==> flow/design.v <==
module RSA_IP #(parameter WIDTH = 3) (
    IN_P, IN_Q, IN_E,
    OUT_N, OUT_D 
);
input  [WIDTH-1:0]   IN_P, IN_Q;
input  [WIDTH*2-1:0] IN_E;
output [WIDTH*2-1:0] OUT_N, OUT_D;
genvar k ; 
assign OUT_N = IN_P * IN_Q ;
wire [WIDTH*2-2:0] phi_N ;
assign phi_N = (IN_P - 1) * (IN_Q - 1) ;
wire        [WIDTH*2-2:0] r        [0:2*WIDTH-1] ;
wire signed [WIDTH*2-1:0] t        [0:2*WIDTH-1] ;
wire        [4:0]         quotient [0:2*WIDTH-1] ;
assign r[0] = phi_N ;
assign t[0] = 0 ;
assign quotient[0] = 0 ;
assign r[1] = IN_E ;
assign t[1] = 1 ;
assign quotient[1] = 0 ;
generate
	for (k=2 ; k< (2*WIDTH) ; k=k+1) begin : gen_d_level
		assign quotient[k] = r[k-2]  /  r[k-1] ; 
		assign t[k] = (r[k-1] ==1)? t[k-1]         : t[k-2]  - quotient[k] * t[k-1] ;
		assign r[k] = (r[k-1] ==1)? 1 				: r[k-2]  - quotient[k] * r[k-1] ;
	end
endgenerate
assign OUT_D =(t[(2*WIDTH)-1] > 0 ) ? t[(2*WIDTH)-1] : t[(2*WIDTH)-1] + phi_N; 
endmodule
module RSA_TOP (
    clk, rst_n, in_valid,
    in_p, in_q, in_e, in_c,
    out_valid, out_m
);
input clk, rst_n, in_valid;
input [3:0] in_p, in_q;
input [7:0] in_e, in_c;
output reg out_valid;
output reg [7:0] out_m;
parameter WIDTH = 4 ;
parameter ST_IN = 0 ;
parameter ST_OUT = 1 ;  
reg current_state  ;
reg next_state  ;
reg  [WIDTH*2-1:0] c_text , c_wait_1 ;
reg  [WIDTH-1  :0] get_p, get_q ;
reg  [WIDTH*2-1:0] get_e ;
reg  [WIDTH*2-1:0] decrypted_text  ;
reg  [WIDTH*2-1:0] decrypted_text_wait_1  ;
wire [WIDTH*2-1:0] OUT_D, OUT_N ;
reg  [WIDTH*2-1:0] private_D , private_N ;
reg  [2:0] count_number ;
reg  [2:0] count_out ; 
integer i  ;
reg count_1 ;
always@(posedge clk, negedge rst_n)
begin
	if(!rst_n)
		begin
			count_1 <= 'd0 ;
		end
	else if (current_state == ST_IN)
		begin
			if (in_valid) begin
				if(count_1 !=1) 
					count_1 <= count_1 + 'd1 ;
			end
		end
	else
		count_1 <= 'd0 ;
end	
reg [2:0] count_8 ;
always@(posedge clk, negedge rst_n)
begin
	if(!rst_n)
		begin
			count_8 <= 'd0 ;
		end
	else if (current_state == ST_IN)
		begin
			if (in_valid) begin
				count_8 <= count_8 + 'd1 ;
			end
		end
	else if (current_state == ST_OUT)
		begin
			count_8 <= count_8 + 'd1 ;
		end
	else
		count_8 <= 'd0 ;
end
always@(posedge clk, negedge rst_n)
begin
	if(!rst_n)
		begin
			get_e <='d0;
			get_p <='d0;
			get_q <='d0;
		end
	else 
		begin
			if (count_1 == 0)
				begin
					get_e <= in_e ;
					get_p <= in_p ;
					get_q <= in_q ;
				end
		end	
end
always@(posedge clk, negedge rst_n)
begin
	if(!rst_n)
		begin
				c_text <= 'd0;
		end
	else if (current_state == ST_IN)
		begin
			if(in_valid ) 
				c_text <= in_c;
		end
end
always@ (posedge clk , negedge rst_n )begin
	if (!rst_n )begin
		c_wait_1 <= 'd0 ;
	end else begin
		c_wait_1 <= c_text ;
	end
end
always@(posedge clk, negedge rst_n)
begin
	if(!rst_n)begin
			private_D <= 'd0;
			private_N <= 'd0;
	end
	else if (current_state == ST_IN)begin
			if (count_1 == 1)begin
				private_D <= OUT_D;
				private_N <= OUT_N;
			end
	end
end
RSA_IP #(.WIDTH(WIDTH)) U0 ( .IN_P(get_p) , .IN_Q(get_q) , .IN_E(get_e) , .OUT_N (OUT_N) , .OUT_D (OUT_D) )  ; 
wire [WIDTH*2-1:0] a0 , a1  ;
wire [WIDTH*4-1:0] a0_square ;
assign a0 = c_wait_1 % private_N ;	 
assign a0_square = a0*a0 ;  
assign a1 = (a0_square)  % private_N ;	 
reg [WIDTH*2-1:0] pipe_a0 , pipe_a1 ;
always@(posedge clk , negedge rst_n)begin
	if (!rst_n)begin
		pipe_a0    <= 'd0 ;
		pipe_a1    <= 'd0 ;
	end else begin
		pipe_a0 <= a0 ;
		pipe_a1 <= a1 ;
	end
end
wire [WIDTH*2-1:0] a0_a1_value ; 
reg [WIDTH*2-1:0] tmp_1_to_2 ;
wire [WIDTH*2-1:0] a2, a3 ;
wire [WIDTH*4-1:0] pipe_a1_square  ;
wire [WIDTH*4-1:0] a2_square   ;
wire [WIDTH*4-1:0] pipe_a0_mult_a1 ;
assign pipe_a1_square  = (pipe_a1 * pipe_a1) ;
assign pipe_a0_mult_a1 = (pipe_a0 * pipe_a1) ; 
assign a2_square   = (a2      * a2 ) ; 
assign a0_a1_value = (pipe_a0_mult_a1  ) % private_N ; 
assign a2          = (pipe_a1_square   ) % private_N ;
assign a3      = (a2_square    ) % private_N ; 
always@(*)begin
	if (private_D[0] == 1  && private_D[1] == 1)begin
		tmp_1_to_2 = a0_a1_value ;
	end else if (private_D[0] == 1  && private_D[1] == 0)begin
		tmp_1_to_2 = pipe_a0 ;
	end else if (private_D[0] == 0  && private_D[1] == 1)begin
		tmp_1_to_2 = pipe_a1 ;
	end else begin   
		tmp_1_to_2 = 0 ;
	end
end
reg [WIDTH*2-1:0] pipe_a3 , pipe_tmp1 , pipe_a2;
always@(posedge clk , negedge rst_n)begin
	if (!rst_n)begin
		pipe_a3    <= 'd0 ;
		pipe_tmp1  <= 'd0 ;
		pipe_a2    <= 'd0 ;
	end else begin
		pipe_tmp1  <= tmp_1_to_2 ;
		pipe_a3    <= a3 ;
		pipe_a2    <= a2 ; 
	end
end
reg [WIDTH*2-1:0] tmp_2_to_3 ;
wire [WIDTH*2-1:0] a4, a5 ;
wire [WIDTH*4-1:0] pipe_a3_square  ;
wire [WIDTH*4-1:0] tmp_a4_square   ;
assign pipe_a3_square  = (pipe_a3 * pipe_a3 ) ;
assign tmp_a4_square   = (a4  * a4  ) ;
assign a4 = (pipe_a3_square )%private_N ; 
assign a5 = (tmp_a4_square  )%private_N ;
wire [WIDTH*4-1:0] pipe_a2_a3 ;
assign pipe_a2_a3 = pipe_a2 * pipe_a3 ; 
wire [WIDTH*2-1:0] a2_a3_value ;
assign a2_a3_value = pipe_a2_a3% private_N ; 
always@(*)begin
	if (private_D[2] == 1  && private_D[3] == 1)begin
		tmp_2_to_3 = a2_a3_value ;
	end else if (private_D[2] == 1  && private_D[3] == 0)begin
		tmp_2_to_3 = pipe_a2 ;
	end else if (private_D[2] == 0  && private_D[3] == 1)begin
		tmp_2_to_3 = pipe_a3 ;
	end else begin   
		tmp_2_to_3 = 0 ;
	end
end
reg [WIDTH*2-1:0] pipe_a5 , pipe_tmp2_0 , pipe_a4 , pipe_tmp2_1 ;
reg in_valid_3 ; 
always@(posedge clk , negedge rst_n)begin
	if (!rst_n)begin
		pipe_a5        <= 'd0 ;
		pipe_a4        <= 'd0 ;
		pipe_tmp2_0    <= 'd0 ;
		pipe_tmp2_1    <= 'd0 ;
	end else begin
		pipe_a5      <= a5 ;
		pipe_a4      <= a4 ;
		pipe_tmp2_0  <= pipe_tmp1 ; 
		pipe_tmp2_1  <= tmp_2_to_3 ; 
	end
end
reg [WIDTH*2-1:0] tmp_3_to_4_0 , tmp_3_to_4_1 ;
wire [WIDTH*2-1:0] a6 ;
wire [WIDTH*4-1:0] pipe_a5_square ;
assign pipe_a5_square = (pipe_a5 * pipe_a5 ) ;
assign a6     = (pipe_a5_square)%private_N ; 
wire [WIDTH*4-1:0] pipe_a4_a5 ;
assign pipe_a4_a5  = pipe_a4 * pipe_a5 ; 
wire [WIDTH*2-1:0] a4_a5_value ;
assign a4_a5_value = pipe_a4_a5 % private_N ; 
wire [WIDTH*4-1:0] pipe_tmp0_tmp1 ;
assign pipe_tmp0_tmp1 = pipe_tmp2_0 * pipe_tmp2_1 ; 
wire [WIDTH*2-1:0] tmp0_tmp1_value ;
assign tmp0_tmp1_value = pipe_tmp0_tmp1 % private_N ; 
always@(*)begin    
	if (private_D[4] == 1  && private_D[5] == 1)begin
		tmp_3_to_4_0 = a4_a5_value ;
	end else if (private_D[4] == 1  && private_D[5] == 0)begin
		tmp_3_to_4_0 = pipe_a4 ;
	end else if (private_D[4] == 0  && private_D[5] == 1)begin
		tmp_3_to_4_0 = pipe_a5 ;
	end else begin   
		tmp_3_to_4_0 = 0 ;
	end
end
always@(*)begin
	if (pipe_tmp2_0 == 0  && pipe_tmp2_1 == 0)begin
		tmp_3_to_4_1 = 0 ;
	end else if (pipe_tmp2_0 == 0 ) begin
		tmp_3_to_4_1 = pipe_tmp2_1 ;
	end else if (pipe_tmp2_1 == 0)begin
		tmp_3_to_4_1 = pipe_tmp2_0 ;
	end else begin  
		tmp_3_to_4_1 = tmp0_tmp1_value ;
	end
end
reg [WIDTH*2-1:0] pipe_a6 , pipe_tmp3_0 , pipe_tmp3_1 ;
always@(posedge clk , negedge rst_n)begin
	if (!rst_n)begin
		pipe_a6	     <= 'd0 ;
		pipe_tmp3_0  <= 'd0 ;
	 	pipe_tmp3_1  <= 'd0 ; 
	end else begin
		pipe_a6	      <= a6 ;
		pipe_tmp3_0   <= tmp_3_to_4_0 ; 
		pipe_tmp3_1   <= tmp_3_to_4_1 ; 
	end
end
reg [WIDTH*2-1:0] tmp_4_to_5 ; 
wire [WIDTH*4-1:0] pipe_tmp3_0_tmp3_1 ;
assign pipe_tmp3_0_tmp3_1 = pipe_tmp3_0 * pipe_tmp3_1 ;
wire [WIDTH*2-1:0] tmp3_0_tmp3_1_value ;
assign  tmp3_0_tmp3_1_value = pipe_tmp3_0_tmp3_1 % private_N ; 
always@(*)begin
	if (pipe_tmp3_0 == 0  && pipe_tmp3_1 == 0)begin
		tmp_4_to_5 = 0 ;
	end else if (pipe_tmp3_0 == 0 ) begin
		tmp_4_to_5 = pipe_tmp3_1 ;
	end else if (pipe_tmp3_1 == 0)begin
		tmp_4_to_5 = pipe_tmp3_0 ;
	end else begin  
		tmp_4_to_5 = tmp3_0_tmp3_1_value ;
	end
end
reg [WIDTH*2-1:0] pipe_tmp5_0, pipe_tmp5_1 ;
always@(posedge clk , negedge rst_n)begin
	if (!rst_n)begin
		pipe_tmp5_0 <= 'd0 ;
		pipe_tmp5_1 <= 'd0 ;
	end else begin
		pipe_tmp5_0 <= pipe_a6 ;
		pipe_tmp5_1 <= tmp_4_to_5 ; 
	end
end
reg [WIDTH*2-1:0] tmp_5_to_6 ; 
wire [WIDTH*4-1:0] pipe_tmp5_0_tmp5_1 ;
assign pipe_tmp5_0_tmp5_1 = pipe_tmp5_0 * pipe_tmp5_1 ;
wire [WIDTH*2-1:0] tmp5_0_tmp5_1_value ;
assign tmp5_0_tmp5_1_value = pipe_tmp5_0_tmp5_1 % private_N ; 
always@(*)begin
	if (private_D[6] == 0  && pipe_tmp5_1 == 0)begin
		tmp_5_to_6 = 0 ;
	end else if (private_D[6] == 0 ) begin
		tmp_5_to_6 = pipe_tmp5_1 ;
	end else if (pipe_tmp5_1 == 0)begin
		tmp_5_to_6 = pipe_tmp5_0 ;
	end else begin  
		tmp_5_to_6 = tmp5_0_tmp5_1_value ;
	end
end
always@(posedge clk , negedge rst_n)begin
	if (!rst_n)begin
		decrypted_text <= 'd0 ;
	end else begin
		decrypted_text <= tmp_5_to_6 ; 
	end
end
always@(posedge clk , negedge rst_n)
begin
	if(!rst_n)
		begin
			out_valid <= 'd0; 
			out_m     <= 'd0; 
		end
	else if (current_state == ST_OUT)
		begin
			out_valid <= 'd1 ;
			out_m	  <= decrypted_text ;
		end
	else 
		begin
			out_valid <= 'd0 ;
			out_m	  <= 'd0 ;
		end
end
always@ (posedge clk , negedge rst_n)
begin
	if (!rst_n ) begin
		current_state <= ST_IN ;
	end else begin
		current_state <= next_state ;
	end
end
always@(*)begin
	case(current_state)
		ST_IN : begin
				if (count_8 == 7 )
					next_state = ST_OUT ; 
				else 
					next_state = ST_IN ; 
		end
		ST_OUT : begin
				if (count_8 == 7)
					next_state = ST_IN ;
				else 
					next_state = ST_OUT ; 
		end
		default : next_state = ST_IN ; 
	endcase
end
endmodule
---- Tool chain data of RSA_TOP ----
Tool output for the design above, in the order of the flow.
Line numbers count from 1 in the design file above.
Operators: Yosys type, input widths -> output width; for muxes data width and select width s.
The mark - stands for no value.
set-up
  top ..................................... RSA_TOP
  clock ................................... clk
  library ................................. sky130hd
  timing corner ........................... tt_025C_1v80

---- After elaboration ----
Source: Yosys, flattened and elaborated. Widths are those after wreduce. Registers that Yosys merges into a memory's read port (data or address) are not register bits. Print and check cells do not count. Equal cells are merged and count once.
bit counts
  register bits ........................... 180
operators by class
  add/sub/neg operators ................... 16
  $mul .................................... 24
  div/mod/pow operators ................... 19
  $lt $le $gt $ge ......................... 1
  eq/ne operators ......................... 7
  muxes and demuxes ....................... 40
  bitwise logic cells ..................... 8
  reductions and logical operators ........ 20
operator list
  kind                 count
  $mod 16x8->16        12
  $mul 8x8->16         12
  $mul 32x32->7        1
  $div 7x7->7          6
  $mul 5x8->8          5
  $mux 8               25
  $mul 5x7->7          5
  $mod 8x8->8          1
  $eq 7x1->1 const B   6
  $mux 7               6
  $logic_not 8->1      5
  $sub 7x7->7          5
  $mul 4x4->8          1
  $sub 8x8->8          4
  $logic_and 1x1->1    12
  $sub 4x1->5 const B  2
  $sub 1x8->8 const A  1
  $not 1->1            8
  $gt 8x1->1 const B   1
  $add 7x7->7          1
  $sub 1x5->6 const A  1
  $mux 3               2
  $mux 1               6
  $reduce_and 2->1     2
  $add 3x1->3 const B  1
  $eq 3x3->1 const B   1
  $reduce_bool 2->1    1
  $pmux 1 s2           1
  $add 1x1->1 const B  1

---- Logic depth ----
Yosys ltp: most cells in a row. Word level: on the elaborated netlist, between registers, memories and ports. Mapped: between sequential cells and ports; inverters and the memories' decode and read muxes count.
depth
  word-level depth ........................ 28
  ABC_AREA ................................ 0
  depth in mapped cells ................... 428

---- Synthesis result ----
Source: synth_stat.txt of the flow (Yosys; design flattened, memories mapped). It holds for the ABC_AREA given above (unset counts as 0); a run with the other value may have another netlist.
cells by type
  type                       count  area in all (µm²)
  sky130_fd_sc_hd__ha_1      1,973  2.47E+04
  sky130_fd_sc_hd__fa_1      527    1.06E+04
  sky130_fd_sc_hd__o21a_1    839    6.3E+03
  sky130_fd_sc_hd__nand2_1   1,307  4.91E+03
  sky130_fd_sc_hd__dfrtp_1   180    4,504.32
  sky130_fd_sc_hd__nor2_1    1,149  4.31E+03
  sky130_fd_sc_hd__xnor2_1   481    4,212.79
  sky130_fd_sc_hd__inv_1     1,091  4.1E+03
  sky130_fd_sc_hd__nor3_1    807    4.04E+03
  sky130_fd_sc_hd__mux2_2    326    3.67E+03
  sky130_fd_sc_hd__o21ai_0   702    3,513.37
  sky130_fd_sc_hd__a21oi_1   665    3.33E+03
  sky130_fd_sc_hd__o31ai_1   375    2,815.2
  sky130_fd_sc_hd__a21o_1    342    2.57E+03
  sky130_fd_sc_hd__and2_1    329    2.06E+03
  sky130_fd_sc_hd__xor2_1    229    2.01E+03
  sky130_fd_sc_hd__mux2i_1   189    1.89E+03
  sky130_fd_sc_hd__nand2b_1  215    1,345.04
Other cell types: 121; their cells: 2209.
synthesis totals
  mapped cells ............................ 13,935
  cell area after synthesis ............... 106,363.3 µm²
  sequential part of the area ............. 4,504.3 µm²
  flip-flops .............................. 180
The figures by module come from a second, unflattened synthesis with its own total; it is not the netlist above.
second synthesis, totals
  cell total of the unflattened synthesis .. 14,178
  area total of the unflattened synthesis .. 107,586.9 µm²
Rows give one instance, submodules left out.
modules
  module             instances  cells   area (µm²)  sequential area (µm²)
  RSA_TOP            1          11,697  88,999.1    4,529.3
  RSA_IP #(WIDTH=4)  1          2,481   18,587.8    0.0

---- Worst setup path after synthesis ----
Source: OpenSTA report_checks on the synthesized netlist (no wires, ideal clock, input and output delay 20% of the period each), path of least setup slack; recovery checks are left aside. Register names are those of the netlist, which keeps one name where synthesis merged equal registers.
timing path after synthesis
  path kind ............................... reg-to-reg
  start ................................... reg get_q[0]
  end ..................................... reg private_D[1]
  clock period ............................ 90.0 ns
  arrival time ............................ 79.550 ns
  data required time ...................... 89.874 ns
  path slack .............................. 10.324 ns
  path delay .............................. 79.676 ns
  stages on the path ...................... 389
  buffers on the path ..................... 28
  synthesis period reached ................ 79.676 ns
"path delay" = arrival - input delay + setup time.
"stages on the path": output pins that drive a net of the path, with the launching flip-flop's if there is one; two outputs of one cell count as two.
"synthesis period reached" = period - worst setup slack (recovery checks aside). The figure is calculated, with input and output delays left at 20% of the set period.
The rows between start and end are the longest chain of elaborated cells between them; the timing report does not say that the signal goes this way. Where chains are equally long, one stands for them.
Each line given opens the expression or statement behind the cell; cells for indexed reads and writes are added by Yosys, which also makes memories of some case tables.
between the ends, after synthesis
  cells stage by stage .................... sky130_fd_sc_hd__dfrtp_1 > sky130_fd_sc_hd__clkbuf_1 > sky130_fd_sc_hd__inv_1 > sky130_fd_sc_hd__ha_1 > sky130_fd_sc_hd__xnor2_1 > sky130_fd_sc_hd__or2_2 > sky130_fd_sc_hd__fa_1 > sky130_fd_sc_hd__inv_1 > sky130_fd_sc_hd__ha_1 > sky130_fd_sc_hd__fa_1 > sky130_fd_sc_hd__fa_1 > sky130_fd_sc_hd__ha_1 > sky130_fd_sc_hd__a21oi_1 > sky130_fd_sc_hd__xnor2_1 > sky130_fd_sc_hd__xnor2_1 > sky130_fd_sc_hd__xnor2_1 > sky130_fd_sc_hd__ha_1 > sky130_fd_sc_hd__a21oi_1 > (+353 left out) > sky130_fd_sc_hd__nand2b_1 > sky130_fd_sc_hd__a21oi_1 > sky130_fd_sc_hd__clkbuf_1 > sky130_fd_sc_hd__nand2b_1 > sky130_fd_sc_hd__fa_1 > sky130_fd_sc_hd__inv_1 > sky130_fd_sc_hd__fa_1 > sky130_fd_sc_hd__fa_1 > sky130_fd_sc_hd__inv_1 > sky130_fd_sc_hd__ha_1 > sky130_fd_sc_hd__or2_2 > sky130_fd_sc_hd__a21oi_1 > sky130_fd_sc_hd__a31oi_1 > sky130_fd_sc_hd__xnor3_1 > sky130_fd_sc_hd__mux2i_1 > sky130_fd_sc_hd__or4_1 > sky130_fd_sc_hd__clkbuf_1 > sky130_fd_sc_hd__a221o_1
  cells in the longest elaborated chain ... 28
  elaborated cells between the ends (all ways) .. 48
  those cells by class .................... 13 x add/sub; 11 x mul; 6 x div; 1 x compare; 5 x eq/ne; 12 x mux
ends and longest elaborated chain, after synthesis
  element          RTL line  RTL
  start, declared  46        reg  [WIDTH-1  :0] get_p, get_q ;
  start, assigned  98        get_q <='d0;
  start, assigned  106       get_q <= in_q ;
  $sub 4x1->5      11        assign phi_N = (IN_P - 1) * (IN_Q - 1) ;
  $mul 32x32->7    11
  $div 7x7->7      23        assign quotient[k] = r[k-2] / r[k-1] ;
  $mul 5x7->7      25        assign r[k] = (r[k-1] ==1)? 1 : r[k-2] - quotient[k] * r[k-1] ;
  $sub 7x7->7      25
  $mux 7           25
  $div 7x7->7      23
  (+14 left out)   -
  $mux 7           25
  $div 7x7->7      23
  $mul 5x8->8      24        assign t[k] = (r[k-1] ==1)? t[k-1] : t[k-2] - quotient[k] * t[k-1] ;
  $sub 8x8->8      24
  $mux 8           24
  $add 7x7->7      28        assign OUT_D =(t[(2*WIDTH)-1] > 0 ) ? t[(2*WIDTH)-1] : t[(2*WIDTH)-1] + phi_N;
  $mux 7           28
  end, assigned    132       private_D <= 'd0;
  end, assigned    137       private_D <= OUT_D;

---- Path in the finished layout ----
From the final timing report of job 1: the path of least setup slack in the routed layout; clock arrival at registers is part of the times.
timing path after layout
  path kind ............................... reg-to-reg
  start ................................... reg get_p[1]
  end ..................................... reg private_D[0]
  clock period ............................ 71.3 ns
  arrival time ............................ 77.68 ns
  data required time ...................... 71.77 ns
  path slack .............................. -5.91 ns
  stages on the path ...................... 404
  buffers on the path ..................... 40
The rows between start and end are the longest chain of elaborated cells between them; the timing report does not say that the signal goes this way. Where chains are equally long, one stands for them.
between the ends, after layout
  cells stage by stage .................... sky130_fd_sc_hd__dfrtp_2 > sky130_fd_sc_hd__inv_2 > sky130_fd_sc_hd__ha_4 > sky130_fd_sc_hd__xnor2_4 > sky130_fd_sc_hd__or2_4 > sky130_fd_sc_hd__fa_1 > sky130_fd_sc_hd__inv_1 > sky130_fd_sc_hd__ha_1 > sky130_fd_sc_hd__fa_1 > sky130_fd_sc_hd__fa_1 > sky130_fd_sc_hd__ha_4 > sky130_fd_sc_hd__a21oi_4 > sky130_fd_sc_hd__xnor2_2 > sky130_fd_sc_hd__xnor2_2 > sky130_fd_sc_hd__xnor2_2 > sky130_fd_sc_hd__ha_1 > sky130_fd_sc_hd__a21oi_2 > sky130_fd_sc_hd__ha_4 > (+368 left out) > sky130_fd_sc_hd__or2_2 > sky130_fd_sc_hd__fa_1 > sky130_fd_sc_hd__inv_1 > sky130_fd_sc_hd__fa_1 > sky130_fd_sc_hd__fa_1 > sky130_fd_sc_hd__inv_2 > sky130_fd_sc_hd__ha_4 > sky130_fd_sc_hd__and3_1 > sky130_fd_sc_hd__a21oi_2 > sky130_fd_sc_hd__and3b_1 > sky130_fd_sc_hd__xor2_1 > sky130_fd_sc_hd__a21oi_2 > sky130_fd_sc_hd__buf_4 > sky130_fd_sc_hd__nor4_1 > sky130_fd_sc_hd__or4_4 > sky130_fd_sc_hd__buf_12 > sky130_fd_sc_hd__mux2i_1 > sky130_fd_sc_hd__o21ai_0
  cells in the longest elaborated chain ... 28
  elaborated cells between the ends (all ways) .. 48
  those cells by class .................... 13 x add/sub; 11 x mul; 6 x div; 1 x compare; 5 x eq/ne; 12 x mux
ends and longest elaborated chain, after layout
  element          RTL line  RTL
  start, declared  46        reg  [WIDTH-1  :0] get_p, get_q ;
  start, assigned  97        get_p <='d0;
  start, assigned  105       get_p <= in_p ;
  $sub 4x1->5      11        assign phi_N = (IN_P - 1) * (IN_Q - 1) ;
  $mul 32x32->7    11
  $div 7x7->7      23        assign quotient[k] = r[k-2] / r[k-1] ;
  $mul 5x7->7      25        assign r[k] = (r[k-1] ==1)? 1 : r[k-2] - quotient[k] * r[k-1] ;
  $sub 7x7->7      25
  $mux 7           25
  $div 7x7->7      23
  (+14 left out)   -
  $mux 7           25
  $div 7x7->7      23
  $mul 5x8->8      24        assign t[k] = (r[k-1] ==1)? t[k-1] : t[k-2] - quotient[k] * t[k-1] ;
  $sub 8x8->8      24
  $mux 8           24
  $add 7x7->7      28        assign OUT_D =(t[(2*WIDTH)-1] > 0 ) ? t[(2*WIDTH)-1] : t[(2*WIDTH)-1] + phi_N;
  $mux 7           28
  end, assigned    132       private_D <= 'd0;
  end, assigned    137       private_D <= OUT_D;

Lab notebook: RSA_TOP

Top module RSA_TOP; platform sky130hd; tools Yosys and OpenROAD; 6 stored runs in no particular order. Input and output delays are each 20% of the period that was set; the output load is 0.01 pF.
"clock period achieved" = clock period - worst setup slack. The figure is calculated, with input and output delays left at 20% of the set period.
"worst setup path time" is the time allowed to the run's worst setup path (the clock period less input and output delay, where it has them) less its slack. Clock arrival times count: a late capture clock shortens it, a late launch clock lengthens it.

---- job 1 ----
settings
  CAP_MARGIN = 20
  CELL_PAD_IN_SITES_GLOBAL_PLACEMENT = 2
  CORE_ASPECT_RATIO = 0.72
  CORE_MARGIN = 10
  CORE_UTILIZATION = 19
  CTS_CLUSTER_DIAMETER = 162
  GPL_TIMING_DRIVEN = 0
  MAX_ROUTING_LAYER = met4
  MIN_ROUTING_LAYER = met2
  PLACE_DENSITY = 0.71
  SLEW_MARGIN = 30
  TNS_END_PERCENT = 75
  period_ns = 71.3
results
  die footprint ........................... 590,539.0 µm²
  worst setup path time ................... 77.21 ns
  worst setup path type ................... reg-to-reg
  setup slack of the critical path ........ -5.906 ns
  mapped cell area after synthesis ........ 106,363.3 µm²
  smallest hold slack ..................... 0.349 ns
  final design utilization ................ 23.6 %
  std-cell area (final layout) ............ 131,600.0 µm²
  total negative slack .................... -41.017 ns
  clock period achieved ................... 77.206 ns

---- job 2 ----
settings
  CORE_UTILIZATION = 40
  period_ns = 143.0
  CAP_MARGIN = 20
  CORE_MARGIN = 2
  SLEW_MARGIN = 20
results
  die footprint ........................... 270,047.0 µm²
  worst setup path time ................... 89.71 ns
  worst setup path type ................... reg-to-reg
  setup slack of the critical path ........ 53.291 ns
  mapped cell area after synthesis ........ 106,363.3 µm²
  smallest hold slack ..................... 0.354 ns
  final design utilization ................ 42.1 %
  std-cell area (final layout) ............ 111,610.0 µm²
  total negative slack .................... 0.000 ns
  clock period achieved ................... 89.709 ns

---- job 3 ----
settings
  CORE_UTILIZATION = 40
  period_ns = 90.0
  CAP_MARGIN = 20
  CORE_MARGIN = 2
  SLEW_MARGIN = 20
results
  die footprint ........................... 270,047.0 µm²
  worst setup path time ................... 83.91 ns
  worst setup path type ................... reg-to-reg
  setup slack of the critical path ........ 6.089 ns
  mapped cell area after synthesis ........ 106,363.3 µm²
  smallest hold slack ..................... 0.353 ns
  final design utilization ................ 42.2 %
  std-cell area (final layout) ............ 111,798.0 µm²
  total negative slack .................... 0.000 ns
  clock period achieved ................... 83.911 ns

---- job 4 ----
settings
  CAP_MARGIN = 40
  CORE_UTILIZATION = 37
  GPL_ROUTABILITY_DRIVEN = 1
  MAX_ROUTING_LAYER = met4
  PLACE_DENSITY_LB_ADDON = 0.21
  SETUP_SLACK_MARGIN = -2.0
  TNS_END_PERCENT = 70
  period_ns = 59.3
  CORE_MARGIN = 2
  SLEW_MARGIN = 20
results
  die footprint ........................... 291,773.0 µm²
  worst setup path time ................... 69.03 ns
  worst setup path type ................... reg-to-reg
  setup slack of the critical path ........ -9.727 ns
  mapped cell area after synthesis ........ 106,363.3 µm²
  smallest hold slack ..................... 0.343 ns
  final design utilization ................ 46.8 %
  std-cell area (final layout) ............ 133,638.0 µm²
  total negative slack .................... -158.099 ns
  clock period achieved ................... 69.027 ns

---- job 5 ----
settings
  ABC_AREA = 1
  CAP_MARGIN = 25
  CELL_PAD_IN_SITES_DETAIL_PLACEMENT = 1
  CELL_PAD_IN_SITES_GLOBAL_PLACEMENT = 2
  CTS_CLUSTER_SIZE = 31
  GPL_ROUTABILITY_DRIVEN = 0
  MAX_ROUTING_LAYER = met4
  MIN_ROUTING_LAYER = met2
  PLACE_DENSITY_LB_ADDON = 0.1
  SETUP_SLACK_MARGIN = 5.0
  SLEW_MARGIN = 40
  period_ns = 53.3
  CORE_MARGIN = 2
  CORE_UTILIZATION = 40
results
  unfinished; error GRT-0232 in routing

---- job 6 ----
settings
  ABC_AREA = 1
  CELL_PAD_IN_SITES_GLOBAL_PLACEMENT = 1
  period_ns = 98.2
  CAP_MARGIN = 20
  CORE_MARGIN = 2
  CORE_UTILIZATION = 40
  SLEW_MARGIN = 20
results
  die footprint ........................... 267,511.0 µm²
  worst setup path time ................... 85.71 ns
  worst setup path type ................... reg-to-reg
  setup slack of the critical path ........ 12.490 ns
  mapped cell area after synthesis ........ 105,356.0 µm²
  smallest hold slack ..................... 0.328 ns
  final design utilization ................ 42.0 %
  std-cell area (final layout) ............ 110,168.0 µm²
  total negative slack .................... 0.000 ns
  clock period achieved ................... 85.710 ns
